==> flow/design.v <==
module alu#(
  parameter WIDTH = 16
) (
  input [WIDTH-1:0] a,
  input [WIDTH-1:0] b,
  input cond,
  input [5:0] sel,
  output [WIDTH-1:0] out
);
assign out = alu(a, b, cond, sel);
function [WIDTH-1:0] alu(
  input [WIDTH-1:0] a,
  input [WIDTH-1:0] b,
  input cond,
  input [5:0] sel);
begin
  logic [WIDTH-1:0] add;
  logic [WIDTH:0] sub;
  logic of;
  logic zf;
  logic sf;  
  logic lt;  
  logic cf;  
  logic signed [WIDTH-1:0] sb;
  add = b + a;
  sub = b - a;
  of = is_overflow(a[15], b[15], sub[15]);
  zf = sub == {WIDTH{1'b0}};
  sf = sub[15];
  lt = sf ^ of;
  cf = sub[16];
  sb = b;
  casex (sel)
    6'b0000xx: alu = a + sel[1:0];
    6'b000100: alu = ~a;
    6'b0001x1: alu = a ^ 16'h8000;
    6'b000110: alu = a | (a[7] ? 16'hff00 : 16'd0);
    6'b001xxx: alu = b;
    6'b010000: alu = b & a;
    6'b010001: alu = b | a;
    6'b01001x: alu = b ^ a;
    6'b010100: alu = b >> a;
    6'b010101: alu = sb >>> a;
    6'b010110: alu = b << a;
    6'b100000: alu = add;
    6'b100001: alu = sub;
    6'b100010: alu = b * a;
    6'b101000: alu = {{WIDTH-1{1'b0}}, zf};
    6'b101001: alu = {{WIDTH-1{1'b0}}, ~zf};
    6'b101010: alu = lt;
    6'b101011: alu = lt | zf;
    6'b101100: alu = cf;
    6'b101101: alu = cf | zf;
    6'b11xxx0: alu = cond ? a : add;
    6'b11xxx1: alu = cond ? add : a;
    default:   alu = {WIDTH{1'b0}};
  endcase
end
endfunction
function is_overflow(input a, input b, input b_sub_a);
begin
  is_overflow = (b & ~a & ~b_sub_a) | (~b & a & b_sub_a);
end
endfunction
endmodule
module stack#(
  parameter WIDTH = 16,
  parameter DEPTH = 16
) (
  input rst,
  input clk,
  input pop,
  input push,
  input load,
  input [WIDTH-1:0] data_in,
  output [WIDTH-1:0] data0,
  output [WIDTH-1:0] data1
);
logic [WIDTH-1:0] data[0:DEPTH-1];
assign data0 = data[0];
assign data1 = data[1];
integer i;
always @(posedge clk, posedge rst) begin
  if (rst)
    for (i = 0; i < DEPTH; i = i+1) data[i] <= {WIDTH{1'b0}};
  else begin
    if (load)
      data[0] <= data_in;
    else if (pop)
      data[0] <= data[1];
    else if (push)
      data[0] <= {WIDTH{1'b0}};
    if (pop) begin
      for (i = 1; i < DEPTH-1; i = i+1) data[i] <= data[i + 1];
      data[DEPTH-1] <= {WIDTH{1'b0}};
    end
    else if (push) begin
      for (i = 1; i < DEPTH; i = i+1) data[i] <= data[i - 1];
    end
  end
end
endmodule
module signalizer(
  input rst,
  input clk,
  output phase_decode,
  output phase_exec,
  output phase_rdmem,
  output phase_fetch
);
logic reg1, reg2;
assign phase_decode = ~reg1 & ~reg2;
assign phase_exec   =  reg1 & ~reg2;
assign phase_rdmem  =  reg1 &  reg2;
assign phase_fetch  = ~reg1 &  reg2;
always @(posedge clk, posedge rst) begin
  if (rst) begin
    reg1 <= 1'b1;
    reg2 <= 1'b1;
  end else begin
    reg1 <= ~reg2;
    reg2 <= reg1;
  end
end
endmodule
module decoder(
  input [17:0] insn,
  output sign,
  output [15:0] imm_mask,
  output [2:0] src_a,
  output [1:0] src_b,
  output [5:0] alu_sel,
  output wr_stk1,
  output pop,
  output push,
  output load_stk,
  output load_fp,
  output load_gp,
  output load_ip,
  output load_isr,
  output cpop,
  output cpush,
  output byt,
  output dmem_ren,
  output dmem_wen,
  output set_ien, clear_ien,
  output call,
  output pmem_wenh, pmem_wenl
);
assign imm_mask = calc_imm_mask(insn[17:14]);
assign {sign, src_a, src_b, alu_sel,
  load_stk, load_fp, load_gp, load_ip, load_isr,
  push, pop, cpush, cpop,
  wr_stk1, byt, dmem_ren, dmem_wen,
  set_ien, clear_ien, call, pmem_wenh, pmem_wenl} = decode(insn);
function [29:0] decode(input [17:0] insn);
  logic sign;
  logic [2:0] src_a;
  logic [1:0] pp;
  logic [4:0] load;
  sign = insn[11];
  src_a = {1'b0, insn[13:12]};
  pp = insn[7:6];
  load = src_a === 3'h3;
  decode = 30'd0;
  casex (insn)
    18'b11_xxxx_xxxx_xxxx_xxxx:  
      decode = {1'b0, 3'h0, 2'h1,  6'h0f,     18'b10000_1000_0000_00_000};
    18'b00_00xx_xxxx_xxxx_xxxx:  
      decode = {sign, 3'h3,   2'h1,  6'h20,   18'b00010_0010_0000_00_100};
    18'b00_0100_xxxx_xxxx_xxxx:  
      decode = {sign, 3'h3,   2'h1,  6'h20,   18'b00010_0000_0000_00_000};
    18'b00_0101_xxxx_xxxx_xxxx:  
      decode = {sign, src_a, 2'h1,  6'h20,   18'b01000_0000_0000_00_000};
    18'b00_0110_xxxx_xxxx_xxxx:  
      decode = {sign, 3'h3,   2'h1,  6'h30,  18'b00010_0100_0000_00_000};
    18'b00_1000_xxxx_xxxx_xxxx:  
      decode = {1'b0, src_a, 2'h1,  6'h0f,     18'b10000_1000_0110_00_000};
    18'b00_10xx_xxxx_xxxx_xxxx:  
      decode = {1'b0, src_a, 2'h1,  6'h20,   18'b10000_1000_0110_00_000};
    18'b00_1100_xxxx_xxxx_xxxx:  
      decode = {1'b0, src_a, 2'h1,  6'h0f,     18'b00000_0100_0101_00_000};
    18'b00_11xx_xxxx_xxxx_xxxx:  
      decode = {1'b0, src_a, 2'h1,  6'h20,   18'b00000_0100_0101_00_000};
    18'b01_0000_xxxx_xxxx_xxx0:  
      decode = {1'b0, src_a, 2'h1,  6'h0f,     18'b10000_1000_0010_00_000};
    18'b01_00xx_xxxx_xxxx_xxx0:  
      decode = {1'b0, src_a, 2'h1,  6'h20,   18'b10000_1000_0010_00_000};
    18'b01_0000_xxxx_xxxx_xxx1:  
      decode = {1'b0, src_a, 2'h1,  6'h0f,     18'b00000_0100_0001_00_000};
    18'b01_00xx_xxxx_xxxx_xxx1:  
      decode = {1'b0, src_a, 2'h1,  6'h20,   18'b00000_0100_0001_00_000};
    18'b01_01xx_xxxx_xxxx_xxxx:  
      decode = {1'b0, src_a, 2'h1,  6'h20,   18'b10000_1000_0000_00_000};
    18'b01_11xx_0xxx_xxxx_xxxx:  
      decode = {1'b0, 3'h0, 2'h0, insn[5:0],  18'b10000_0000_0000_00_000 | (pp << 11)};
    18'b01_11xx_1xxx_xx00_0x00:  
      decode = {1'b0, 3'h4, 2'h1,  6'h00,     18'b00010_0001_0000_00_000};
    18'b01_11xx_1xxx_xx00_0x01:  
      decode = {1'b0, 3'h0, 2'h1,  6'h00,     18'b00010_0110_0000_00_100};
    18'b01_11xx_1xxx_xx00_0x10:  
      decode = {1'b0, 3'h4, 2'h1,  6'h00,     18'b01000_0001_0000_00_000};
    18'b01_11xx_1xxx_xx00_0x11:  
      decode = {1'b0, 3'h1,   2'h1,  6'h00,     18'b00000_0010_0000_00_000};
    18'b01_11xx_1xxx_xx00_10x0:  
      decode = {1'b0, 3'h0, 2'h1,  6'h00,     18'b10000_0000_0010_00_000};
    18'b01_11xx_1xxx_xx00_1100:  
      decode = {1'b0, 3'h0, 2'h1,  6'h00,     18'b10000_0100_1001_00_000};
    18'b01_11xx_1xxx_xx00_1110:  
      decode = {1'b0, 3'h0, 2'h1,  6'h00,     18'b00000_0100_1001_00_000};
    18'b01_11xx_1xxx_xx00_10x1:  
      decode = {1'b0, 3'h0, 2'h1,  6'h00,     18'b10000_0000_0110_00_000};
    18'b01_11xx_1xxx_xx00_1101:  
      decode = {1'b0, 3'h0, 2'h1,  6'h00,     18'b10000_0100_1101_00_000};
    18'b01_11xx_1xxx_xx00_1111:  
      decode = {1'b0, 3'h0, 2'h1,  6'h00,     18'b00000_0100_1101_00_000};
    18'b01_11xx_1xxx_xxx1_xx0x:  
      decode = {1'b0, 3'h3,   2'h2,  6'h0f,     18'b00010_0010_0000_00_000};
    18'b01_11xx_1xxx_xxx1_xx1x:  
      decode = {1'b0, 3'h4, 2'h1,  6'h00,     18'b00010_0001_0000_10_000};
    18'b01_11xx_1xxx_xx1x_x000:  
      decode = {1'b0, 3'h0, 2'h1,  6'h00,     18'b01000_0100_0000_00_000};
    18'b01_11xx_1xxx_xx1x_x001:  
      decode = {1'b0, 3'h0, 2'h1,  6'h00,     18'b00100_0100_0000_00_000};
    18'b01_11xx_1xxx_xx1x_x010:  
      decode = {1'b0, 3'h0, 2'h1,  6'h00,     18'b00001_0100_0000_00_000};
    18'b01_11xx_1xxx_xx1x_x100:  
      decode = {1'b0, 3'h0, 2'h1,  6'h00,     18'b10000_0100_1000_00_010};
    18'b01_11xx_1xxx_xx1x_x101:  
      decode = {1'b0, 3'h0, 2'h1,  6'h00,     18'b10000_0100_1000_00_001};
  endcase
endfunction
function [15:0] calc_imm_mask(input [3:0] op);
begin
  casex (op)
    4'b11xx: calc_imm_mask = 16'hffff;  
    4'b0000: calc_imm_mask = 16'h3fff;  
    4'b0100: calc_imm_mask = 16'h0ffe;  
    default: calc_imm_mask = 16'h0fff;  
  endcase
end
endfunction
endmodule
module signals(
  input rst,
  input clk,
  input irq,
  input [17:0] insn,
  output sign,
  output [15:0] imm_mask,
  output [2:0] src_a_sel,
  output [1:0] src_b_sel,
  output [5:0] alu_sel,
  output wr_stk1,
  output pop,
  output push,
  output load_stk,
  output load_fp,
  output load_gp,
  output load_ip,
  output load_insn,
  output load_isr,
  output cpop,
  output cpush,
  output byt,
  output dmem_ren,
  output dmem_wen,
  output set_ien, clear_ien,
  output [1:0] phase,
  output pmem_wenh, pmem_wenl
);
logic src_a_fp, src_a_gp, src_a_ip, src_a_cstk;
assign src_a_sel = src_a_fp ? 3'h1
                   : src_a_gp ? 3'h2
                   : src_a_ip ? 3'h3
                   : src_a_cstk ? 3'h4
                   : 3'h0;
assign src_a_fp = phase_half & (insn_src_a === 3'h1) & ~irq_pend;
assign src_a_gp = phase_half & (insn_src_a === 3'h2) & ~irq_pend;
assign src_a_ip = ~phase_half | (insn_src_a === 3'h3) | irq_pend | (insn_call & phase_decode);
assign src_a_cstk = phase_half & (insn_src_a === 3'h4) & ~irq_pend;
assign src_b_sel = irq_pend ? 2'h2 : insn_src_b;
assign alu_sel = phase_exec ? (irq_pend ? 6'h0f : insn_alu_sel) : phase_fetch ? 6'h01 : 6'h00;
assign pop = (insn_pop & ~irq_pend) & phase_exec;
assign push = (insn_push & ~irq_pend) & (insn_dmem_ren ? phase_rdmem : phase_exec);
assign load_stk = (insn_stk & ~irq_pend) & (insn_dmem_ren ? phase_rdmem : phase_exec);
assign load_fp = (insn_fp & ~irq_pend) & phase_exec;
assign load_gp = (insn_gp & ~irq_pend) & phase_exec;
assign load_ip = reload_ip | (phase_fetch & ~irq  );
assign load_insn = phase_fetch;
assign load_isr = (insn_isr & ~irq_pend) & phase_exec;
assign cpop = (insn_cpop & ~irq_pend) & phase_exec;
assign cpush = (insn_cpush | irq_pend) & phase_decode;
assign byt = (insn_byt & ~irq_pend);
assign dmem_ren = phase_rdmem & insn_dmem_ren;
assign dmem_wen = (insn_dmem_wen & ~irq_pend) & phase_exec;
assign set_ien = (insn_set_ien & ~irq_pend) & phase_exec;
assign clear_ien = (insn_clear_ien | irq_pend) & phase_exec;
assign phase = phase_decode ? 2'd0
             : phase_exec ? 2'd1
             : phase_rdmem ? 2'd2 : 2'd3;
assign pmem_wenh = (insn_pmem_wenh & ~irq_pend) & phase_exec;
assign pmem_wenl = (insn_pmem_wenl & ~irq_pend) & phase_exec;
logic phase_decode, phase_exec, phase_rdmem, phase_fetch, irq_pend;
signalizer signalizer(.*);
logic [2:0] insn_src_a;
logic [1:0] insn_src_b;
logic [5:0] insn_alu_sel;
logic insn_pop, insn_push, insn_stk, insn_fp, insn_gp, insn_ip, insn_isr,
  insn_cpop, insn_cpush, insn_byt, insn_dmem_ren, insn_dmem_wen,
  insn_set_ien, insn_clear_ien, insn_call, insn_pmem_wenh, insn_pmem_wenl;
decoder decoder(
  .insn(insn),
  .sign(sign),
  .imm_mask(imm_mask),
  .src_a(insn_src_a),
  .src_b(insn_src_b),
  .alu_sel(insn_alu_sel),
  .wr_stk1(wr_stk1),
  .pop(insn_pop),
  .push(insn_push),
  .load_stk(insn_stk),
  .load_fp(insn_fp),
  .load_gp(insn_gp),
  .load_ip(insn_ip),
  .load_isr(insn_isr),
  .cpop(insn_cpop),
  .cpush(insn_cpush),
  .byt(insn_byt),
  .dmem_ren(insn_dmem_ren),
  .dmem_wen(insn_dmem_wen),
  .set_ien(insn_set_ien),
  .clear_ien(insn_clear_ien),
  .call(insn_call),
  .pmem_wenh(insn_pmem_wenh),
  .pmem_wenl(insn_pmem_wenl)
);
logic reload_ip;
assign reload_ip = (insn_ip | irq_pend) & phase_exec;
logic phase_half;
assign phase_half = phase_decode | phase_exec;
always @(posedge rst, posedge clk) begin
  if (rst)
    irq_pend <= 1'b0;
  else if (phase_fetch)
    irq_pend <= irq;
end
endmodule
module cpu#(
  parameter CLOCK_HZ = 27_000_000
) (
  input  rst,
  input  clk,
  input  irq,
  output dmem_ren,  
  output dmem_wen,  
  output dmem_byt,  
  output [14-1:0] dmem_addr,
  input  [15:0] dmem_rdata,  
  output [15:0] dmem_wdata,  
  output pmem_wenh, pmem_wenl,
  output [14-1:0] pmem_addr,
  input  [17:0] pmem_rdata,  
  output [17:0] pmem_wdata   
);
logic sign, wr_stk1, pop, push,
  load_stk, load_fp, load_gp, load_ip, load_isr, cpop, cpush,
  irq_masked, ien, set_ien, clear_ien, load_insn;
logic [2:0] src_a_sel;
logic [1:0] src_b_sel;
logic [1:0] phase;
logic [5:0] alu_sel;
logic [15:0] stack0, stack1, stack_in, cstack0,
             alu_out, src_a, src_b, imm_mask, dmem_wdata_raw;
logic [15:0] fp, gp, ip, isr;
logic [14-1:0] dmem_addr_d;
logic [17:0] insn;
assign src_a = src_a_sel === 3'h1   ? fp
             : src_a_sel === 3'h2   ? gp
             : src_a_sel === 3'h3   ? ip
             : src_a_sel === 3'h4 ? cstack0
             : stack0;
assign src_b = src_b_sel === 2'd0 ? stack1
               : src_b_sel === 2'd1 ? mask_imm(insn[15:0], imm_mask, sign)
               : isr;
assign stack_in = dmem_ren ? byte_format(dmem_rdata, dmem_byt, dmem_addr_d[0]) : alu_out;
assign dmem_addr = alu_out[14-1:0];
assign dmem_wdata_raw = wr_stk1 ? stack1 : stack0;
assign dmem_wdata = dmem_addr[0] ? {dmem_wdata_raw[7:0], 8'd0} : dmem_wdata_raw;
assign pmem_addr = alu_out[14-1:0];
assign pmem_wdata = {dmem_wdata_raw[1:0], dmem_wdata_raw};
assign irq_masked = ien & irq;
alu alu(
  .a(src_a),
  .b(src_b),
  .cond(stack0[0]),
  .sel(alu_sel),
  .out(alu_out)
);
stack stack(
  .rst(rst),
  .clk(clk),
  .pop(pop),
  .push(push),
  .load(load_stk),
  .data_in(stack_in),
  .data0(stack0),
  .data1(stack1)
);
stack cstack(
  .rst(rst),
  .clk(clk),
  .pop(cpop),
  .push(cpush),
  .load(cpush),
  .data_in(alu_out),
  .data0(cstack0)
);
signals signals(
  .rst(rst),
  .clk(clk),
  .irq(irq_masked),
  .insn(insn),
  .sign(sign),
  .imm_mask(imm_mask),
  .src_a_sel(src_a_sel),
  .src_b_sel(src_b_sel),
  .alu_sel(alu_sel),
  .wr_stk1(wr_stk1),
  .pop(pop),
  .push(push),
  .load_stk(load_stk),
  .load_fp(load_fp),
  .load_gp(load_gp),
  .load_ip(load_ip),
  .load_insn(load_insn),
  .load_isr(load_isr),
  .cpop(cpop),
  .cpush(cpush),
  .byt(dmem_byt),
  .dmem_ren(dmem_ren),
  .dmem_wen(dmem_wen),
  .set_ien(set_ien),
  .clear_ien(clear_ien),
  .phase(phase),
  .pmem_wenh(pmem_wenh),
  .pmem_wenl(pmem_wenl)
);
always @(posedge clk, posedge rst) begin
  if (rst)
    fp <= 16'h4000;
  else if (load_fp)
    fp <= alu_out;
end
always @(posedge clk, posedge rst) begin
  if (rst)
    gp <= 16'h0100;
  else if (load_gp)
    gp <= alu_out;
end
always @(posedge clk, posedge rst) begin
  if (rst)
    ip <= 16'h0;
  else if (load_ip)
    ip <= alu_out;
end
always @(posedge clk, posedge rst) begin
  if (rst)
    isr <= 16'd0;
  else if (load_isr)
    isr <= alu_out;
end
always @(posedge clk, posedge rst) begin
  if (rst)
    insn <= 18'd0;
  else if (load_insn)
    insn <= pmem_rdata;
end
always @(posedge clk, posedge rst) begin
  if (rst)
    dmem_addr_d <= 14'd0;
  else
    dmem_addr_d <= dmem_addr;
end
always @(posedge clk, posedge rst) begin
  if (rst)
    ien <= 1'b1;
  else if (set_ien)
    ien <= 1'b1;
  else if (clear_ien)
    ien <= 1'b0;
end
function [15:0] byte_format(input [15:0] val16, input dmem_byt, input addr1);
begin
  if (~dmem_byt)
    byte_format = val16;
  else begin
    if (addr1)
      byte_format = val16 >> 8;
    else
      byte_format = val16 & 16'h00ff;
  end
end
endfunction
function [15:0] mask_imm(input [15:0] imm16, input [15:0] imm_mask, input sign);
begin
  logic [5:0] sign_bits;
  logic [15:0] masked;
  sign_bits = 6'b111111 ^ imm_mask[15:10];
  masked = imm16 & imm_mask;
  mask_imm = sign ? (masked | (sign_bits << 10)) : masked;
end
endfunction
endmodule
* Tool chain data of cpu
Tool output for the design above, in the order of the flow.
Lines are those of the file above, counted from 1.
Cell names lack the library's common part.
A cell with - has no value.
- Top module :: cpu
- Clock port :: clk
- Cell library :: sky130hd
- Timing corner :: tt_025C_1v80

* After elaboration
Source: Yosys, flattened and elaborated. Widths are those after wreduce. Registers that Yosys merges into a memory's read port (data or address) are not register bits. Print and check cells do not count. Equal cells are merged and count once.
- Register bits after elaboration :: 599
- Input port bits :: 37
- Output and inout port bits :: 67
- Word-level cells :: 291
- Add/sub/neg operators :: 3
- $mul :: 1
- Eq/ne operators :: 63
- Shift operators :: 3
- Mux-type cells :: 99
- Bitwise logic cells :: 73
- Reduce/logical cells :: 7
** Operators with widths (count)
- two-way mux 16 bit :: 79
- case mux 29 bit (select 15 bit) :: 1
- case mux 16 bit (select 22 bit) :: 1
- multiplier 16 x 16 -> 16 bit :: 1
- case mux 30 bit (select 6 bit) :: 1
- case mux 29 bit (select 2 bit) :: 3
- case mux 25 bit (select 5 bit) :: 1
- == test 10 x 9 -> 1 bit with constant B :: 6
- == test 6 bit with constant B :: 9
- OR 16 bit :: 3
- case mux 16 bit (select 3 bit) :: 1
- == test 9 x 8 -> 1 bit with constant B :: 5
- AND 1 bit :: 44
- == test 11 x 10 -> 1 bit with constant B :: 4
- AND 16 bit :: 2
- == test 6 x 3 -> 1 bit with constant B :: 5
- == test 6 x 5 -> 1 bit with constant B :: 5
- == test 7 x 6 -> 1 bit with constant B :: 4
- == test 5 x 4 -> 1 bit with constant B :: 4
- subtractor 16 x 16 -> 17 bit :: 1
- logical NOT 17 bit :: 1
- adder 16 bit :: 1
- bitwise XOR 16 bit :: 1
- << shifter 16 x 16 -> 16 bit :: 1
- >> shifter 16 x 16 -> 16 bit :: 1
- >>> shifter 16 x 16 -> 16 bit :: 1
- adder 16 x 2 -> 16 bit :: 1
- NOT 16 bit :: 1
Not listed: further kinds 23, cells in them 61.

* Logic depth
Longest topological path by Yosys (ltp), each cell counted once; first at word level (registers and memories cut), then after technology mapping (sequential cells cut; the memories' decode and read muxes count).
- Depth after elaboration :: 28
- ABC_AREA :: 0
- Mapped depth :: 39
- Mapped depth without buffers :: 32

* Synthesis result
The flow's flattened synthesis, as Yosys stat reports it; memories are mapped. The netlist is that of the ABC_AREA named above (0 if unset); the other value can give another one.
Totals and module areas in this step are rounded.
- Cells in the netlist :: 4531
- Synthesis area :: 38000 sq um
- Sequential area :: 15000 sq um
- Flip-flops :: 599
- Buffers :: 358
** Cell types
- dfrtp_1 :: count 594, total area 1.49E+04 sq um
- nand2_1 :: count 1001, total area 3.76E+03 sq um
- mux2i_1 :: count 282, total area 2.82E+03 sq um
- o21ai_0 :: count 356, total area 1.78E+03 sq um
- nor2_1 :: count 444, total area 1.67E+03 sq um
- fa_1 :: count 83, total area 1.66E+03 sq um
- a31oi_1 :: count 255, total area 1595.28 sq um
- ha_1 :: count 84, total area 1.05E+03 sq um
- clkbuf_1 :: count 247, total area 927.139 sq um
- a21oi_1 :: count 151, total area 755.725 sq um
- inv_1 :: count 175, total area 656.88 sq um
- mux2_2 :: count 51, total area 574.301 sq um
- xnor2_1 :: count 45, total area 394.128 sq um
- buf_4 :: count 40, total area 300.288 sq um
- nand3_1 :: count 60, total area 300.288 sq um
- nor3_1 :: count 60, total area 300.288 sq um
- a211oi_1 :: count 32, total area 240.23 sq um
- a21o_1 :: count 26, total area 195.187 sq um
Not listed: further types 97, cells in them 545.
The figures by module come from a second, unflattened synthesis with its own total; it is not the netlist above.
- Cell total of the unflattened synthesis :: 4184
- Area (unflattened synthesis) :: 39000 sq um
Each row is one instance without its submodules.
** By module
- stack :: times used 2, cells 1112, area 12000 sq um, sequential area 6400 sq um
- alu :: times used 1, cells 1247, area 8900 sq um, sequential area 0.0 sq um
- cpu :: times used 1, cells 524, area 5500 sq um, sequential area 2100 sq um
- decoder :: times used 1, cells 130, area 780 sq um, sequential area 0.0 sq um
- signals :: times used 1, cells 51, area 340 sq um, sequential area 25 sq um
- signalizer :: times used 1, cells 8, area 86 sq um, sequential area 53 sq um

* Path before layout
OpenSTA on the mapped netlist: ideal clock, no wires. The path of least setup slack (recovery checks aside). Input and output delay are each 20% of the period. Register names are those of the netlist, which keeps one name where synthesis merged equal registers.
- Kind :: reg2out
- Start :: register insn[15]
- End :: output port dmem_addr[9]
- Period :: 11500 ps
- Output delay :: 2300 ps
- Launch time at the first pin :: 0 ps
- Arrival :: 8051 ps
- Required time :: 9200 ps
- Setup slack :: 1149 ps
- Delay of the path :: 8051 ps
- Stages on the path :: 38
- Path buffers :: 7
- Synthesis period reached :: 10351 ps
"delay of the path" is the arrival time less input delay plus setup time.
At an output port there is no setup time.
"stages on the path" counts driving pins, that of a launching flip-flop among them; a cell with two outputs on the path counts twice.
"synthesis period reached" = period - worst setup slack (recovery checks aside). The figure is calculated, with input and output delays left at 20% of the set period.
The rows between start and end are the longest chain of elaborated cells between them; the timing report does not say that the signal goes this way. Where chains are equally long, one stands for them.
A line is the first line of the expression or statement that the cell stems from. Yosys adds cells for indexed reads and writes and turns some case tables into memories.
- Path through :: dfrtp_1 > buf_6 > nor3b_1 > a32o_1 > o2bb2ai_1 > nand4_2 > o32ai_1 > a31oi_4 > inv_2 > buf_2 > buf_2 > buf_2 > buf_2 > buf_2 > nor2_1 > fa_1 > inv_1 > fa_1 > [... 2 more ...] > inv_1 > fa_1 > fa_1 > fa_1 > inv_1 > ha_1 > o21ai_0 > nand2b_1 > xnor2_1 > nor2_1 > a221oi_1 > o2111ai_1 > a21oi_1 > a21bo_2 > a211oi_1 > and2_1 > inv_1 > buf_4
- Cells in the longest elaborated chain :: 21
- Elaborated cells on any way between the ends :: 114
- Those cells by class :: add/sub (3); mul (1); eq/ne (62); shift (3); mux (25); logic (18); reduce/logical (2)
** Ends and longest elaborated chain, post-synthesis
- start, declared :: RTL line 377 : logic [17:0] insn;
- start, assigned :: RTL line 475 : insn <= 18'd0;
- start, assigned :: RTL line 477 : insn <= pmem_rdata;
- == test 7 x 6 -> 1 bit :: RTL line 166 : casex (insn)
- case mux 29 bit (select 15 bit) :: RTL line 166
- case mux 29 bit (select 2 bit) (3 in a row) :: RTL line 166
- case mux 30 bit (select 6 bit) :: RTL line 166
- case equality test 3 bit :: RTL line 281 : assign src_a_cstk = phase_half & (insn_src_a === 3'h4) & ~irq_pend;
- AND 1 bit (2 in a row) :: RTL line 281
- two-way mux 3 bit :: RTL line 276 : : src_a_cstk ? 3'h4
- [... 4 more ...]
- two-way mux 16 bit :: RTL line 381 : : src_a_sel === 3'h4 ? cstack0
- two-way mux 16 bit :: RTL line 380 : : src_a_sel === 3'h3   ? ip
- two-way mux 16 bit :: RTL line 379 : : src_a_sel === 3'h2   ? gp
- two-way mux 16 bit :: RTL line 378 : assign src_a = src_a_sel === 3'h1   ? fp
- adder 16 bit :: RTL line 25 : add = b + a;
- two-way mux 16 bit :: RTL line 55 : 6'b11xxx1: alu = cond ? add : a;
- case mux 16 bit (select 22 bit) :: RTL line 33 : casex (sel)
- end, declared :: RTL line 358 : output [14-1:0] dmem_addr,
Nets of the timed path that keep an RTL name, with a line that drives or declares them; the list need not be complete.
** Nets with RTL names, path post-synthesis (RTL line)
- alu.out[9] :: 33

* Timing after layout
From the final timing report of run 1: the path of least setup slack in the routed layout; clock arrival at registers is part of the times.
The path's times are printed in steps of 10 ps; the period is the one set.
- Kind :: reg2out
- Start :: register insn[15]
- End :: output port dmem_addr[13]
- Period :: 6220 ps
- Output delay :: 1240 ps
- Launch time at the first pin :: 650 ps
- Arrival :: 8490 ps
- Required time :: 4980 ps
- Setup slack :: -3510 ps
- Stages on the path :: 31
- Path buffers :: 6
The rows between start and end are the longest chain of elaborated cells between them; the timing report does not say that the signal goes this way. Where chains are equally long, one stands for them.
- Path through :: dfrtp_2 > buf_4 > and4b_1 > a32o_2 > a2bb2oi_4 > buf_6 > nor4_4 > buf_4 > a22o_1 > a32oi_4 > inv_2 > buf_4 > buf_4 > nand2_1 > fa_1 > fa_2 > inv_1 > fa_2 > inv_2 > fa_1 > fa_1 > fa_1 > inv_2 > ha_4 > nand4_1 > and4b_2 > xnor2_4 > a221oi_4 > o2111ai_2 > a221o_2 > buf_6
- Cells in the longest elaborated chain :: 21
- Elaborated cells on any way between the ends :: 114
- Those cells by class :: add/sub (3); mul (1); eq/ne (62); shift (3); mux (25); logic (18); reduce/logical (2)
** Ends and longest elaborated chain, post-layout
- start, declared :: RTL line 377 : logic [17:0] insn;
- start, assigned :: RTL line 475 : insn <= 18'd0;
- start, assigned :: RTL line 477 : insn <= pmem_rdata;
- == test 7 x 6 -> 1 bit :: RTL line 166 : casex (insn)
- case mux 29 bit (select 15 bit) :: RTL line 166
- case mux 29 bit (select 2 bit) (3 in a row) :: RTL line 166
- case mux 30 bit (select 6 bit) :: RTL line 166
- case equality test 3 bit :: RTL line 281 : assign src_a_cstk = phase_half & (insn_src_a === 3'h4) & ~irq_pend;
- AND 1 bit (2 in a row) :: RTL line 281
- two-way mux 3 bit :: RTL line 276 : : src_a_cstk ? 3'h4
- [... 4 more ...]
- two-way mux 16 bit :: RTL line 381 : : src_a_sel === 3'h4 ? cstack0
- two-way mux 16 bit :: RTL line 380 : : src_a_sel === 3'h3   ? ip
- two-way mux 16 bit :: RTL line 379 : : src_a_sel === 3'h2   ? gp
- two-way mux 16 bit :: RTL line 378 : assign src_a = src_a_sel === 3'h1   ? fp
- adder 16 bit :: RTL line 25 : add = b + a;
- two-way mux 16 bit :: RTL line 55 : 6'b11xxx1: alu = cond ? add : a;
- case mux 16 bit (select 22 bit) :: RTL line 33 : casex (sel)
- end, declared :: RTL line 358 : output [14-1:0] dmem_addr,

Memo
Re: implementation data of cpu

cpu through Yosys and OpenROAD on sky130hd: 5 stored runs, unordered, with their settings and measured results. The constraints put input and output delay at 20% of the set period each and load the outputs with 0.01 pF.
"clock period achieved" = clock period - worst setup slack. The figure is calculated, with input and output delays left at 20% of the set period.
"worst setup path time" is the time allowed to the run's worst setup path (the clock period less input and output delay, where it has them) less its slack. Clock arrival times count: a late capture clock shortens it, a late launch clock lengthens it.
"worst setup path time" is given in steps of 10 ps.
The measured numbers are rounded.

** Run 1
- Settings :: CORE_MARGIN=4; CORE_UTILIZATION=32; CTS_CLUSTER_DIAMETER=79; GPL_ROUTABILITY_DRIVEN=1; PLACE_DENSITY=0.87; SETUP_SLACK_MARGIN=1.22; SLEW_MARGIN=30; period_ns=6.22; CAP_MARGIN=20
- Standard-cell area after layout :: 52,000 sq um
- Worst setup slack after layout :: -3,500 ps
- Worst setup path time :: 8,490 ps
- Class of the worst setup path :: reg2out
- Total negative slack on setup checks :: -250,000 ps
- Smallest hold slack :: 470 ps
- Utilization after routing :: 44 %
- Total die area :: 130,000 sq um
- Chip area in the Yosys report :: 38,000 sq um
- Clock period achieved :: 9,732 ps

** Run 2
- Settings :: ABC_AREA=1; CELL_PAD_IN_SITES_DETAIL_PLACEMENT=0; CORE_UTILIZATION=49; CTS_CLUSTER_SIZE=18; GPL_ROUTABILITY_DRIVEN=0; GPL_TIMING_DRIVEN=0; MAX_ROUTING_LAYER=met4; MIN_ROUTING_LAYER=met1; PLACE_DENSITY=0.46; SETUP_SLACK_MARGIN=0.29; period_ns=6.74; CAP_MARGIN=20; CORE_MARGIN=2; SLEW_MARGIN=20
- Worst setup slack after layout :: -3,300 ps
- Worst setup path time :: 8,730 ps
- Class of the worst setup path :: reg2out
- Clock period achieved :: 10,073 ps
- Chip area in the Yosys report :: 39,000 sq um
- Smallest hold slack :: 380 ps
- Utilization after routing :: 62 %
- Total negative slack on setup checks :: -190,000 ps
- Standard-cell area after layout :: 49,000 sq um
- Total die area :: 82,000 sq um

** Run 3
- Settings :: CELL_PAD_IN_SITES_GLOBAL_PLACEMENT=3; CORE_MARGIN=8; CORE_UTILIZATION=47; CTS_CLUSTER_DIAMETER=358; GPL_ROUTABILITY_DRIVEN=0; HOLD_SLACK_MARGIN=0.13; PLACE_DENSITY_LB_ADDON=0.29; SETUP_SLACK_MARGIN=1.34; SLEW_MARGIN=20; period_ns=16.8; CAP_MARGIN=20
- Outcome :: did not finish, placement stopped with FLW-0024

** Run 4
- Settings :: ABC_AREA=1; CAP_MARGIN=40; CELL_PAD_IN_SITES_DETAIL_PLACEMENT=0; CORE_UTILIZATION=66; CTS_CLUSTER_SIZE=25; GPL_ROUTABILITY_DRIVEN=0; GPL_TIMING_DRIVEN=0; MAX_ROUTING_LAYER=met5; MIN_ROUTING_LAYER=met1; PLACE_DENSITY=0.46; SETUP_SLACK_MARGIN=0.29; period_ns=6.74; CORE_MARGIN=2; SLEW_MARGIN=20
- Outcome :: did not finish, routing stopped with GRT-0232

** Run 5
- Settings :: CELL_PAD_IN_SITES_DETAIL_PLACEMENT=2; CELL_PAD_IN_SITES_GLOBAL_PLACEMENT=1; CORE_MARGIN=4; CORE_UTILIZATION=36; MAX_ROUTING_LAYER=met4; PLACE_DENSITY_LB_ADDON=0.18; SETUP_SLACK_MARGIN=0.86; SLEW_MARGIN=25; period_ns=10.6; CAP_MARGIN=20
- Worst setup path time :: 8,500 ps
- Class of the worst setup path :: reg2out
- Clock period achieved :: 10,624 ps
- Standard-cell area after layout :: 46,000 sq um
- Utilization after routing :: 44 %
- Worst setup slack after layout :: -24 ps
- Chip area in the Yosys report :: 38,000 sq um
- Total die area :: 110,000 sq um
- Smallest hold slack :: 460 ps
- Total negative slack on setup checks :: -47 ps
